==> flow/design.v <==
module divider(
    input logic [15:0]  dividend,
    output logic [15:0] quotient,
    output logic [15:0] remainder
);
    localparam logic[15:0] MAGIC = 16'h000047AF;
    logic [31:0]           temp;
    logic [31:0]           q;
    logic [15:0]           diff, t;
    assign temp = MAGIC * dividend[14:0];
    assign q = temp[31:16];
    assign diff = (dividend[14:0] - q) >> 1;
    assign t = diff + q;
    assign quotient = t >> 6;
    assign remainder[14:0] = dividend[14:0] - ((quotient << 6) + (quotient << 5) + (quotient << 2));
    assign remainder[15] = dividend[15];
endmodule
module input_circuit(
    input logic clk,
    input logic rst_n,
    input logic init_i,
    input logic stop_i,
    input logic [15:0] data_i,
    input logic valid_1,
    output logic ready_1,
    output logic [15:0] data_o,
    output logic valid_2,
    input  logic ready_2,
    output logic[15:0] total_num_turns_o
);
    logic[15:0] skid_buffer;
    logic       skid_buffer_empty;
    logic       r_init;
    logic       t1_done, t2_done;
    assign t1_done = ready_1 && valid_1;
    assign t2_done = ready_2 && valid_2;
    always_ff @(posedge clk) begin
        if(!rst_n) begin
            ready_1 <= 0;
        end
        else begin
            if(r_init)
              ready_1 <= !t1_done;
            else begin
                if(!stop_i) begin
                    if(skid_buffer_empty) begin
                        if((!valid_2) || t2_done)
                          ready_1 <= 1;
                        else ready_1 <= 0;
                    end else ready_1 <= 0;
                end
                else
                    ready_1 <= 0;
            end
        end
    end
    always_ff @(posedge clk) begin
        if(!rst_n) begin
            valid_2 <= 0;
        end
        else begin
            if(r_init)
              valid_2 <= 0;
            else begin
                if(t2_done) begin
                    if(skid_buffer_empty) begin
                        if(t1_done) begin
                            data_o <= data_i;
                            valid_2 <= 1;
                        end
                        else begin
                            valid_2 <= 0;
                        end
                    end
                    else begin
                        data_o <= skid_buffer;
                        valid_2 <= 1;
                    end
                end
                else if(!valid_2) begin
                    if(t1_done) begin
                        data_o <= data_i;
                        valid_2 <= 1;
                    end
                end
            end
        end
    end
    always_ff @(posedge clk) begin
        if(!rst_n) begin
            r_init <= 0;
            skid_buffer_empty <= 1;
        end
        else begin
            if(r_init) begin
                if(t1_done) begin
                    r_init <= 0;
                    total_num_turns_o <= data_i;
                end
            end
            else begin
                if(init_i)
                    r_init <= 1;
                if(t1_done && valid_2 && !t2_done) begin
                    skid_buffer <= data_i;
                    skid_buffer_empty <= 0;
                end
                else if(!t1_done && t2_done && !skid_buffer_empty) begin
                    skid_buffer_empty <= 1;
                end
            end
        end
    end
endmodule
module dial_solver(
        input logic [15:0] val,
        input logic        valid_i,
        input logic        clk,
        input logic        rst_n,
        input logic [15:0] full_turns,
        output logic       ready,
        output logic       valid,
        output logic [31:0] password
);
    logic signed[31:0] dial;
    logic signed[31:0] old_dial;
    logic [15:0] rval;
    typedef enum logic {
        LEFT = 0,
        RIGHT = 1
    } turn_t;
    typedef enum logic[2:0]{
        IDLE,
        READY,
        CHECK_TURN,
        R_END,
        L_END
    }state_t;
    logic turn;
    state_t state;
    assign turn = rval[15];
    always_ff @(posedge clk) begin
        if(!rst_n) begin
            ready <= 0;
            password <= 0;
            dial <= 50;
            state <= IDLE;
        end
        else begin
            unique case(state)
                IDLE: begin
                    ready <= 1;
                    state <= READY;
                end
                READY: begin
                    if(valid_i) begin
                      old_dial <= dial;
                      password <= password + full_turns;
                      rval <= val;
                      state <= CHECK_TURN;
                      ready <= 0;
                    end
                end
                CHECK_TURN: begin
                    if(turn == RIGHT) begin
                      dial <= dial + rval[14:0];
                      state <= R_END;
                    end
                    else begin
                      dial <= dial - rval[14:0];
                      state <= L_END;
                    end
                end
                R_END: begin
                    if(dial > 99) begin
                        dial <= dial - 100;
                        password <= password + 1;
                    end
                    state <= READY;
                    ready <= 1;
                end
                L_END: begin
                    if(dial < 0) begin
                      dial <= dial + 100;
                    end
                    if((dial < 0 || dial == 0) && old_dial != 0)
                        password <= password + 1;
                    state <= READY;
                    ready <= 1;
                end
            endcase
        end
    end
endmodule
module top(input logic [15:0]  data_i,
           input logic         valid_i,
           input logic         clk,
           input logic         rst_n,
           output logic        ready_o,
           output logic valid_o,
           output logic [31:0] password_o);
    logic [15:0] dividend;
    logic [15:0] quotient;
    logic [15:0] remainder;
    logic        init;
    logic        stop;
    logic [31:0] turns;
    logic        ready1;
    logic        valid2, ready2;
    logic        valid3;
    logic [15:0] cnt;
    logic [15:0] total_num_turns;
    typedef enum logic[2:0] {
        IDLE,
        CHECK_TOTAL_CNT,
        ACTIVE,
        WAIT1,
        WAIT2,
        DONE
    }state_t;
    state_t state;
    always_ff @(posedge clk) begin
        if(!rst_n) begin
            state <= IDLE;
            valid_o <= 0;
            init <= 1;
            stop <= 1;
            cnt <= 0;
        end
        else begin
            unique case(state)
                IDLE: begin
                    if(valid_i && ready_o) begin
                        init <= 0;
                        state <= CHECK_TOTAL_CNT;
                    end
                end
                CHECK_TOTAL_CNT: begin
                    if(cnt == total_num_turns) begin
                        state <= DONE;
                    end
                    else begin
                        state <= ACTIVE;
                        stop <= 0;
                        init <= 0;
                    end
                end
                ACTIVE:begin
                    if(ready_o && valid_i) begin
                        cnt <= cnt + 1;
                        if(cnt + 1 == total_num_turns) begin
                            state <= WAIT1;
                            stop <= 1;
                        end
                    end
                end
                WAIT1: begin
                    state <= WAIT2;
                end
                WAIT2: begin
                    if(ready2 && !valid2) begin
                        valid_o <= 1;
                        state <= DONE;
                    end
                end
                DONE:begin
                    valid_o <= 0;
                    stop <= 1;
                    init <= 1;
                    state <= IDLE;
                end
            endcase
        end
    end
    input_circuit ic (
        .clk (clk),
        .rst_n (rst_n),
        .data_i (data_i),
        .valid_1 (valid_i),
        .ready_1 (ready_o),
        .data_o (dividend),
        .valid_2 (valid2),
        .ready_2 (ready2),
        .total_num_turns_o (total_num_turns),
        .init_i (init),
        .stop_i (stop));
    divider d(.dividend (dividend),
              .quotient (quotient),
              .remainder (remainder));
    dial_solver ds(.val (remainder),
                  .valid_i (valid2),
                  .clk (clk),
                  .rst_n (rst_n),
                  .ready (ready2),
                  .valid (valid_3),
                  .password (password_o),
                  .full_turns (quotient));
endmodule
# Tool chain data of top
# Tool output for the design above before and after an edit, in the order of the flow.
# Lines under "orig" count in the file above, lines under "edited" in the edited file.
# "delta" is "edited" less "orig", of the values as shown.
# Library cell names are shortened.
# A cell with n/a has no value.
[design]
design = "top"
clock_port = "clk"
cell_library = "sky130hd"
pvt_corner = "tt_025C_1v80"

# Edit of the RTL
# Unified diff, file above to edited file.
# This change comes from a script, not from a designer. The edited design behaves differently; no optimisation was intended.
# begin of diff
@@ -273,4 +273,7 @@
         end
     end
+    wire [15:0] total_num_turns_a, total_num_turns_b;
+    wire ready_o_a, ready_o_b;
+    wire [15:0] dividend_a, dividend_b;
     input_circuit ic (
         .clk (clk),
@@ -278,11 +281,17 @@
         .data_i (data_i),
         .valid_1 (valid_i),
-        .ready_1 (ready_o),
-        .data_o (dividend),
+        .ready_1 (ready_o_a),
+        .data_o (dividend_a),
         .valid_2 (valid2),
         .ready_2 (ready2),
-        .total_num_turns_o (total_num_turns),
+        .total_num_turns_o (total_num_turns_a),
         .init_i (init),
         .stop_i (stop));
+    input_circuit ic_twin (.clk(clk), .rst_n(rst_n), .data_i(data_i), .valid_1(valid_i),
+        .ready_1(ready_o_b), .data_o(dividend_b), .ready_2(~ready2),
+        .total_num_turns_o(total_num_turns_b), .init_i(init), .stop_i(stop));
+    assign total_num_turns = total_num_turns_a ^ total_num_turns_b;
+    assign ready_o = ready_o_a ^ ready_o_b;
+    assign dividend = dividend_a ^ dividend_b;
     divider d(.dividend (dividend),
               .quotient (quotient),
# end of diff

# Word level
# Source: Yosys, flattened and elaborated, memories not mapped. Widths are those after wreduce. Registers that Yosys merges into a memory's read port (data or address) are not register bits. Print and check cells do not count. Equal cells are merged and count once.
[bits]
columns = ["item", "orig", "edited", "delta"]
rows = [
  ["regBits", 190, 242, 52],
  ["in_bits", 19, 19, 0],
  ["out_inout_bits", 34, 34, 0],
  ["word_cells", 143, 190, 47],
]
[op_classes]
columns = ["item", "orig", "edited", "delta"]
rows = [
  ["addsub", 12, 12, 0],
  ["multipliers", 1, 1, 0],
  ["compare", 2, 2, 0],
  ["n_eq", 21, 22, 1],
  ["mux", 44, 60, 16],
  ["n_logic", 2, 7, 5],
  ["n_reduce_logical", 43, 61, 18],
]
[op_table]
columns = ["cell", "orig", "edited", "delta"]
rows = [
  ["two-way mux 1 bit", 19, 31, 12],
  ["logical AND 1 bit", 8, 15, 7],
  ["logical NOT 1 bit", 4, 8, 4],
  ["two-way mux 16 bit", 4, 8, 4],
  ["AND reduction 3 bit", 6, 9, 3],
  ["inequality test 2 bit (second input constant)", 5, 8, 3],
  ["inequality test 2 x 1 -> 1 bit (second input constant)", 5, 3, -2],
  ["inverter 1 bit", 2, 4, 2],
  ["bitwise XOR 16 bit", 0, 2, 2],
  ["AND reduction 2 bit", 5, 6, 1],
  ["nonzero test 2 bit", 3, 4, 1],
  ["logical OR 1 bit", 2, 3, 1],
  ["OR reduction 2 bit", 1, 2, 1],
  ["bitwise XOR 1 bit", 0, 1, 1],
  ["two-way mux 3 bit", 7, 7, 0],
  ["two-way mux 32 bit", 6, 6, 0],
  ["nonzero test 3 bit", 5, 5, 0],
  ["== test 3 x 2 -> 1 bit (second input constant)", 4, 4, 0],
  ["== test 3 bit (second input constant)", 3, 3, 0],
  ["== test 3 x 1 -> 1 bit (second input constant)", 2, 2, 0],
  ["logical NOT 3 bit", 2, 2, 0],
  ["case mux 1 bit (select 2 bit)", 2, 2, 0],
  ["case mux 1 bit (select 3 bit)", 2, 2, 0],
  ["case mux 32 bit (select 3 bit)", 2, 2, 0],
  ["AND reduction 4 bit", 2, 2, 0],
  ["adder 15 x 12 -> 15 bit", 1, 1, 0],
  ["adder 15 bit", 1, 1, 0],
  ["adder 16 x 1 -> 17 bit (second input constant)", 1, 1, 0],
]
# Not every row of either side is listed.

# Logic depth
# Depth = most cells in a row (Yosys ltp): at word level without a register or memory, in the mapped netlist without a sequential cell, where the memories' decode and read muxes count.
[depth]
columns = ["item", "orig", "edited", "delta"]
rows = [
  ["word_depth", 6, 7, 1],
  ["ABC_AREA", "0", "0", "n/a"],
  ["ltp_mapped", 53, 59, 6],
  ["depth_no_buf", 52, 59, 7],
]

# Netlist
# Source: synth_stat.txt of the flow (Yosys; design flattened, memories mapped). It holds for the ABC_AREA given above (unset counts as 0); a run with the other value may have another netlist.
[by_type]
columns = ["type", "orig", "edited", "delta"]
rows = [
  ["edfxtp_1", 96, 144, 48],
  ["mux2i_1", 3, 43, 40],
  ["xnor2_1", 90, 115, 25],
  ["a21oi_1", 139, 160, 21],
  ["nand2_1", 155, 135, -20],
  ["a31oi_1", 31, 11, -20],
  ["o21a_1", 30, 13, -17],
  ["xor2_1", 85, 96, 11],
  ["inv_1", 188, 197, 9],
  ["o21bai_1", 20, 11, -9],
  ["o21ai_0", 76, 83, 7],
  ["nand4_1", 20, 26, 6],
  ["a311oi_1", 13, 7, -6],
  ["o21ai_1", 3, 9, 6],
  ["nor2_1", 196, 201, 5],
  ["clkbuf_1", 48, 53, 5],
  ["nand2b_1", 18, 23, 5],
  ["o31ai_1", 10, 5, -5],
]
# Not every row of either side is listed.
[synth_totals]
columns = ["item", "orig", "edited", "delta"]
rows = [
  ["cell_count", 2014, 2123, 109],
  ["area_um2", 18151.2, 20204.4, 2053.2],
  ["seqArea_um2", 4864.7, 6386.1, 1521.4],
  ["ff_cells", 195, 247, 52],
  ["n_buf", 56, 61, 5],
]
# The figures by module come from a second, unflattened synthesis with its own total; it is not the netlist above.
[unflattened]
columns = ["item", "orig", "edited", "delta"]
rows = [
  ["cells_unflattened", 2197, 2474, 277],
  ["area_unflattened_um2", 19840.3, 22893.2, 3052.9],
]
# Each row is one instance without its submodules.
[by_module_orig]
columns = ["mod", "n_inst", "n_cells", "area_um2", "seq_area_um2"]
rows = [
  ["dial_solver", 1, 1094, 9152.5, 2842.7],
  ["divider", 1, 774, 7019.2, 0.0],
  ["input_circuit", 1, 126, 1966.9, 1521.5],
  ["top", 1, 203, 1701.6, 500.5],
]
[by_module_edited]
columns = ["mod", "n_inst", "n_cells", "area_um2", "seq_area_um2"]
rows = [
  ["dial_solver", 1, 1094, 9152.5, 2842.7],
  ["divider", 1, 897, 7738.7, 0.0],
  ["input_circuit", 2, 126, 1966.9, 1521.5],
  ["top", 1, 231, 2068.2, 500.5],
]

# Timing after synthesis
# OpenSTA on the mapped netlist: ideal clock, no wires. The path of least setup slack (recovery checks aside). Input and output delay are each 20% of the period. Register names are those of the netlist, which keeps one name where synthesis merged equal registers.
[synth_timing]
columns = ["item", "orig", "edited", "delta"]
rows = [
  ["path_kind", "flip-flop to flip-flop", "flip-flop to flip-flop", "n/a"],
  ["startpoint", "register ic.data_o[5]", "register ic.data_o[5]", "n/a"],
  ["endpoint", "register ds.rval[14]", "register ds.rval[14]", "n/a"],
  ["tclk_ns", 13.0, 13.0, 0.0],
  ["setup_ns", 0.268, 0.265, -0.003],
  ["launch_ns", 0.000, 0.000, 0.000],
  ["arrival_time_ns", 12.233, 12.696, 0.463],
  ["required_ns", 12.732, 12.735, 0.003],
  ["path_slack_ns", 0.499, 0.039, -0.460],
  ["delay_ns", 12.501, 12.961, 0.460],
  ["stages", 51, 56, 5],
  ["path_buffers", 1, 0, -1],
  ["synth_period_reached_ns", 12.501, 12.961, 0.460],
]
# "delay_ns" is the arrival time less input delay plus setup time.
# "stages": output pins that drive a net of the path, with the launching flip-flop's if there is one; two outputs of one cell count as two.
# "synth_period_reached_ns" = period - worst setup slack (recovery checks aside). The figure is calculated, with input and output delays left at 20% of the set period.
# The rows between start and end are the longest chain of elaborated cells between them; the timing report does not say that the signal goes this way. Where chains are equally long, one stands for them.
# A line is the first line of the expression or statement that the cell stems from. Yosys adds cells for indexed reads and writes and turns some case tables into memories.
# A register here has more assigning lines than the two given.
[synth_between_orig]
path_cell_list = "edfxtp_1 -> buf_1 -> inv_1 -> fa_1 -> fa_1 -> inv_1 -> fa_1 -> fa_1 -> fa_1 -> inv_1 -> fa_1 -> inv_1 -> ha_1 -> a2111oi_0 -> a21bo_2 -> a21o_1 -> a311o_1 -> xnor2_1 -> [... 15 more ...] -> xnor2_1 -> fa_1 -> inv_1 -> fa_1 -> inv_1 -> ha_1 -> o21a_1 -> o21a_1 -> o21ai_0 -> nand2b_1 -> and2_1 -> o21a_1 -> o21a_1 -> o21ai_0 -> nand2b_1 -> a21oi_1 -> xnor2_1 -> xnor3_1"
elab_chain_len = 6
cone_cells = 6
cone_lines = 4
classes_between = "add/sub (5); mul (1)"
[synth_rtl_orig]
columns = ["item", "line_no", "rtl"]
rows = [
  ["start: declaration", 26, "output logic [15:0] data_o,"],
  ["start: assignment", 68, "data_o <= data_i;"],
  ["start: assignment", 76, "data_o <= skid_buffer;"],
  ["multiplier 15 x 15 -> 30 bit", 10, "assign temp = MAGIC * dividend[14:0];"],
  ["subtractor 15 x 16 -> 17 bit", 12, "assign diff = (dividend[14:0] - q) >> 1;"],
  ["adder 16 x 14 -> 16 bit", 13, "assign t = diff + q;"],
  ["adder 15 bit", 15, "assign remainder[14:0] = dividend[14:0] - ((quotient << 6) + (quotient << 5) + (quotient << 2));"],
  ["adder 15 x 12 -> 15 bit", 15, ""],
  ["subtractor 15 bit", 15, ""],
  ["end: assignment", 159, "rval <= val;"],
  ["end: declaration", 127, "logic [15:0] rval;"],
]
[synth_between_edited]
path_cell_list = "edfxtp_1 -> xnor2_1 -> clkinv_1 -> ha_1 -> xnor2_1 -> fa_1 -> inv_1 -> fa_1 -> fa_1 -> fa_1 -> inv_1 -> fa_1 -> inv_1 -> ha_1 -> nand2_1 -> a2111oi_4 -> a2111oi_4 -> o21ai_0 -> [... 20 more ...] -> inv_1 -> fa_1 -> inv_1 -> fa_1 -> ha_1 -> o21a_1 -> o21a_1 -> o21ai_0 -> nand2b_1 -> and2_1 -> o21a_1 -> o21a_1 -> o21ai_0 -> nand2b_1 -> a21oi_1 -> xnor2_1 -> xnor2_1 -> xnor2_1"
elab_chain_len = 7
cone_cells = 7
cone_lines = 5
classes_between = "add/sub (5); mul (1); logic (1)"
[synth_rtl_edited]
columns = ["item", "line_no", "rtl"]
rows = [
  ["start: declaration", 26, "output logic [15:0] data_o,"],
  ["start: assignment", 68, "data_o <= data_i;"],
  ["start: assignment", 76, "data_o <= skid_buffer;"],
  ["bitwise XOR 16 bit", 295, "assign dividend = dividend_a ^ dividend_b;"],
  ["multiplier 15 x 15 -> 30 bit", 10, "assign temp = MAGIC * dividend[14:0];"],
  ["subtractor 15 x 16 -> 17 bit", 12, "assign diff = (dividend[14:0] - q) >> 1;"],
  ["adder 16 x 14 -> 16 bit", 13, "assign t = diff + q;"],
  ["adder 15 bit", 15, "assign remainder[14:0] = dividend[14:0] - ((quotient << 6) + (quotient << 5) + (quotient << 2));"],
  ["adder 15 x 12 -> 15 bit", 15, ""],
  ["subtractor 15 bit", 15, ""],
  ["end: assignment", 159, "rval <= val;"],
  ["end: declaration", 127, "logic [15:0] rval;"],
]

# Worst path after layout
# Path of least setup slack in the final report of each run of pair 1 (OpenROAD, finished layout, wires in). Where an end is a register, its clock arrival counts in the times.
[layout_timing]
columns = ["item", "orig", "edited", "delta"]
rows = [
  ["path_kind", "flip-flop to flip-flop", "flip-flop to flip-flop", "n/a"],
  ["startpoint", "register ic.data_o[4]", "register ic_twin.data_o[1]", "n/a"],
  ["endpoint", "register ds.rval[14]", "register ds.rval[14]", "n/a"],
  ["tclk_ns", 13.0, 13.0, 0.0],
  ["setup_ns", 0.26, 0.25, -0.01],
  ["launch_ns", 0.46, 0.57, 0.11],
  ["arrival_time_ns", 12.63, 12.82, 0.19],
  ["required_ns", 13.18, 13.31, 0.13],
  ["path_slack_ns", 0.55, 0.48, -0.07],
  ["stages", 51, 59, 8],
  ["path_buffers", 0, 0, 0],
]
# The rows between start and end are the longest chain of elaborated cells between them; the timing report does not say that the signal goes this way. Where chains are equally long, one stands for them.
# A register here has more assigning lines than the two given.
[layout_between_orig]
path_cell_list = "edfxtp_1 -> inv_1 -> fa_2 -> fa_1 -> inv_1 -> fa_1 -> fa_1 -> fa_1 -> inv_1 -> fa_1 -> inv_1 -> ha_1 -> a2111oi_4 -> a21bo_2 -> a21o_1 -> a311o_1 -> xnor2_2 -> ha_1 -> [... 15 more ...] -> xnor2_1 -> fa_1 -> inv_1 -> fa_1 -> inv_1 -> ha_1 -> o21a_1 -> o21a_1 -> o21ai_0 -> nand2b_1 -> and2_1 -> o21a_1 -> o21a_1 -> o21ai_1 -> nand2b_1 -> a21oi_1 -> xnor2_1 -> xnor3_1"
elab_chain_len = 6
cone_cells = 6
cone_lines = 4
classes_between = "add/sub (5); mul (1)"
[layout_rtl_orig]
columns = ["item", "line_no", "rtl"]
rows = [
  ["start: declaration", 26, "output logic [15:0] data_o,"],
  ["start: assignment", 68, "data_o <= data_i;"],
  ["start: assignment", 76, "data_o <= skid_buffer;"],
  ["multiplier 15 x 15 -> 30 bit", 10, "assign temp = MAGIC * dividend[14:0];"],
  ["subtractor 15 x 16 -> 17 bit", 12, "assign diff = (dividend[14:0] - q) >> 1;"],
  ["adder 16 x 14 -> 16 bit", 13, "assign t = diff + q;"],
  ["adder 15 bit", 15, "assign remainder[14:0] = dividend[14:0] - ((quotient << 6) + (quotient << 5) + (quotient << 2));"],
  ["adder 15 x 12 -> 15 bit", 15, ""],
  ["subtractor 15 bit", 15, ""],
  ["end: assignment", 159, "rval <= val;"],
  ["end: declaration", 127, "logic [15:0] rval;"],
]
[layout_between_edited]
path_cell_list = "edfxtp_1 -> xnor2_2 -> inv_2 -> fa_2 -> inv_2 -> fa_2 -> inv_2 -> fa_1 -> inv_2 -> fa_1 -> inv_1 -> fa_1 -> inv_2 -> fa_1 -> inv_2 -> ha_4 -> a21o_1 -> or2_1 -> [... 23 more ...] -> inv_1 -> fa_1 -> inv_1 -> fa_1 -> ha_4 -> o21a_1 -> o21a_1 -> o21ai_1 -> nand2b_1 -> and2_4 -> o21a_1 -> o21a_1 -> o21ai_1 -> nand2b_1 -> a21oi_2 -> xnor2_1 -> xnor2_1 -> xnor2_1"
elab_chain_len = 7
cone_cells = 7
cone_lines = 5
classes_between = "add/sub (5); mul (1); logic (1)"
[layout_rtl_edited]
columns = ["item", "line_no", "rtl"]
rows = [
  ["start: declaration", 26, "output logic [15:0] data_o,"],
  ["start: assignment", 68, "data_o <= data_i;"],
  ["start: assignment", 76, "data_o <= skid_buffer;"],
  ["bitwise XOR 16 bit", 295, "assign dividend = dividend_a ^ dividend_b;"],
  ["multiplier 15 x 15 -> 30 bit", 10, "assign temp = MAGIC * dividend[14:0];"],
  ["subtractor 15 x 16 -> 17 bit", 12, "assign diff = (dividend[14:0] - q) >> 1;"],
  ["adder 16 x 14 -> 16 bit", 13, "assign t = diff + q;"],
  ["adder 15 bit", 15, "assign remainder[14:0] = dividend[14:0] - ((quotient << 6) + (quotient << 5) + (quotient << 2));"],
  ["adder 15 x 12 -> 15 bit", 15, ""],
  ["subtractor 15 bit", 15, ""],
  ["end: assignment", 159, "rval <= val;"],
  ["end: declaration", 127, "logic [15:0] rval;"],
]
# Some nets on the timed path still bear RTL names; the line given drives or declares the net.
[layout_nets_edited]
columns = ["signal", "line_no"]
rows = [
  ["d.dividend[1]", 295],
]

# Flow runs
# Runs of the flow (Yosys, OpenROAD) on both versions; the two runs of a pair have the same settings. The constraints put input and output delay at 20% of the set period each and load the outputs with 0.01 pF.
[flow_settings_pair_1]
CORE_UTILIZATION = 40
PLACE_DENSITY = 0.6
period_ns = 13.0
CAP_MARGIN = 20
CORE_MARGIN = 2
SLEW_MARGIN = 20
[results_pair_1]
columns = ["item", "orig", "edited", "delta"]
rows = [
  ["ys_area_um2", 18151.2, 20204.4, 2053.2],
  ["final_die_area_um2", 47097.7, 52324.3, 5226.6],
  ["final_stdcell_area_um2", 20130.6, 23243.5, 3112.9],
  ["layout_utilization_frac", 0.446, 0.465, 0.019],
  ["fin_ws_ns", 0.549, 0.484, -0.065],
  ["setup_tns_ns", 0.000, 0.000, 0.000],
  ["holdWs_ns", 0.446, 0.441, -0.005],
  ["period_reached_ns", 12.451, 12.516, 0.065],
]
[flow_settings_pair_2]
CORE_UTILIZATION = 62
CTS_CLUSTER_DIAMETER = 278
CTS_CLUSTER_SIZE = 37
MAX_ROUTING_LAYER = "met5"
PLACE_DENSITY_LB_ADDON = 0.05
SLEW_MARGIN = 40
TNS_END_PERCENT = 75
period_ns = 8.22
CAP_MARGIN = 20
CORE_MARGIN = 2
[results_pair_2]
columns = ["item", "orig", "edited", "delta"]
rows = [
  ["ys_area_um2", 18151.2, 20204.4, 2053.2],
  ["final_die_area_um2", 30660.0, 34047.6, 3387.6],
  ["final_stdcell_area_um2", 22728.0, 24896.4, 2168.4],
  ["layout_utilization_frac", 0.79, 0.771, -0.019],
  ["fin_ws_ns", -3.643, -3.906, -0.263],
  ["setup_tns_ns", -106.563, -122.566, -16.003],
  ["holdWs_ns", 0.455, 0.471, 0.016],
  ["period_reached_ns", 11.863, 12.126, 0.263],
]
# By "period_reached_ns" is meant the clock period of the run minus its worst setup slack. This is arithmetic on one report: input and output delays are still those of the set period (20% each).
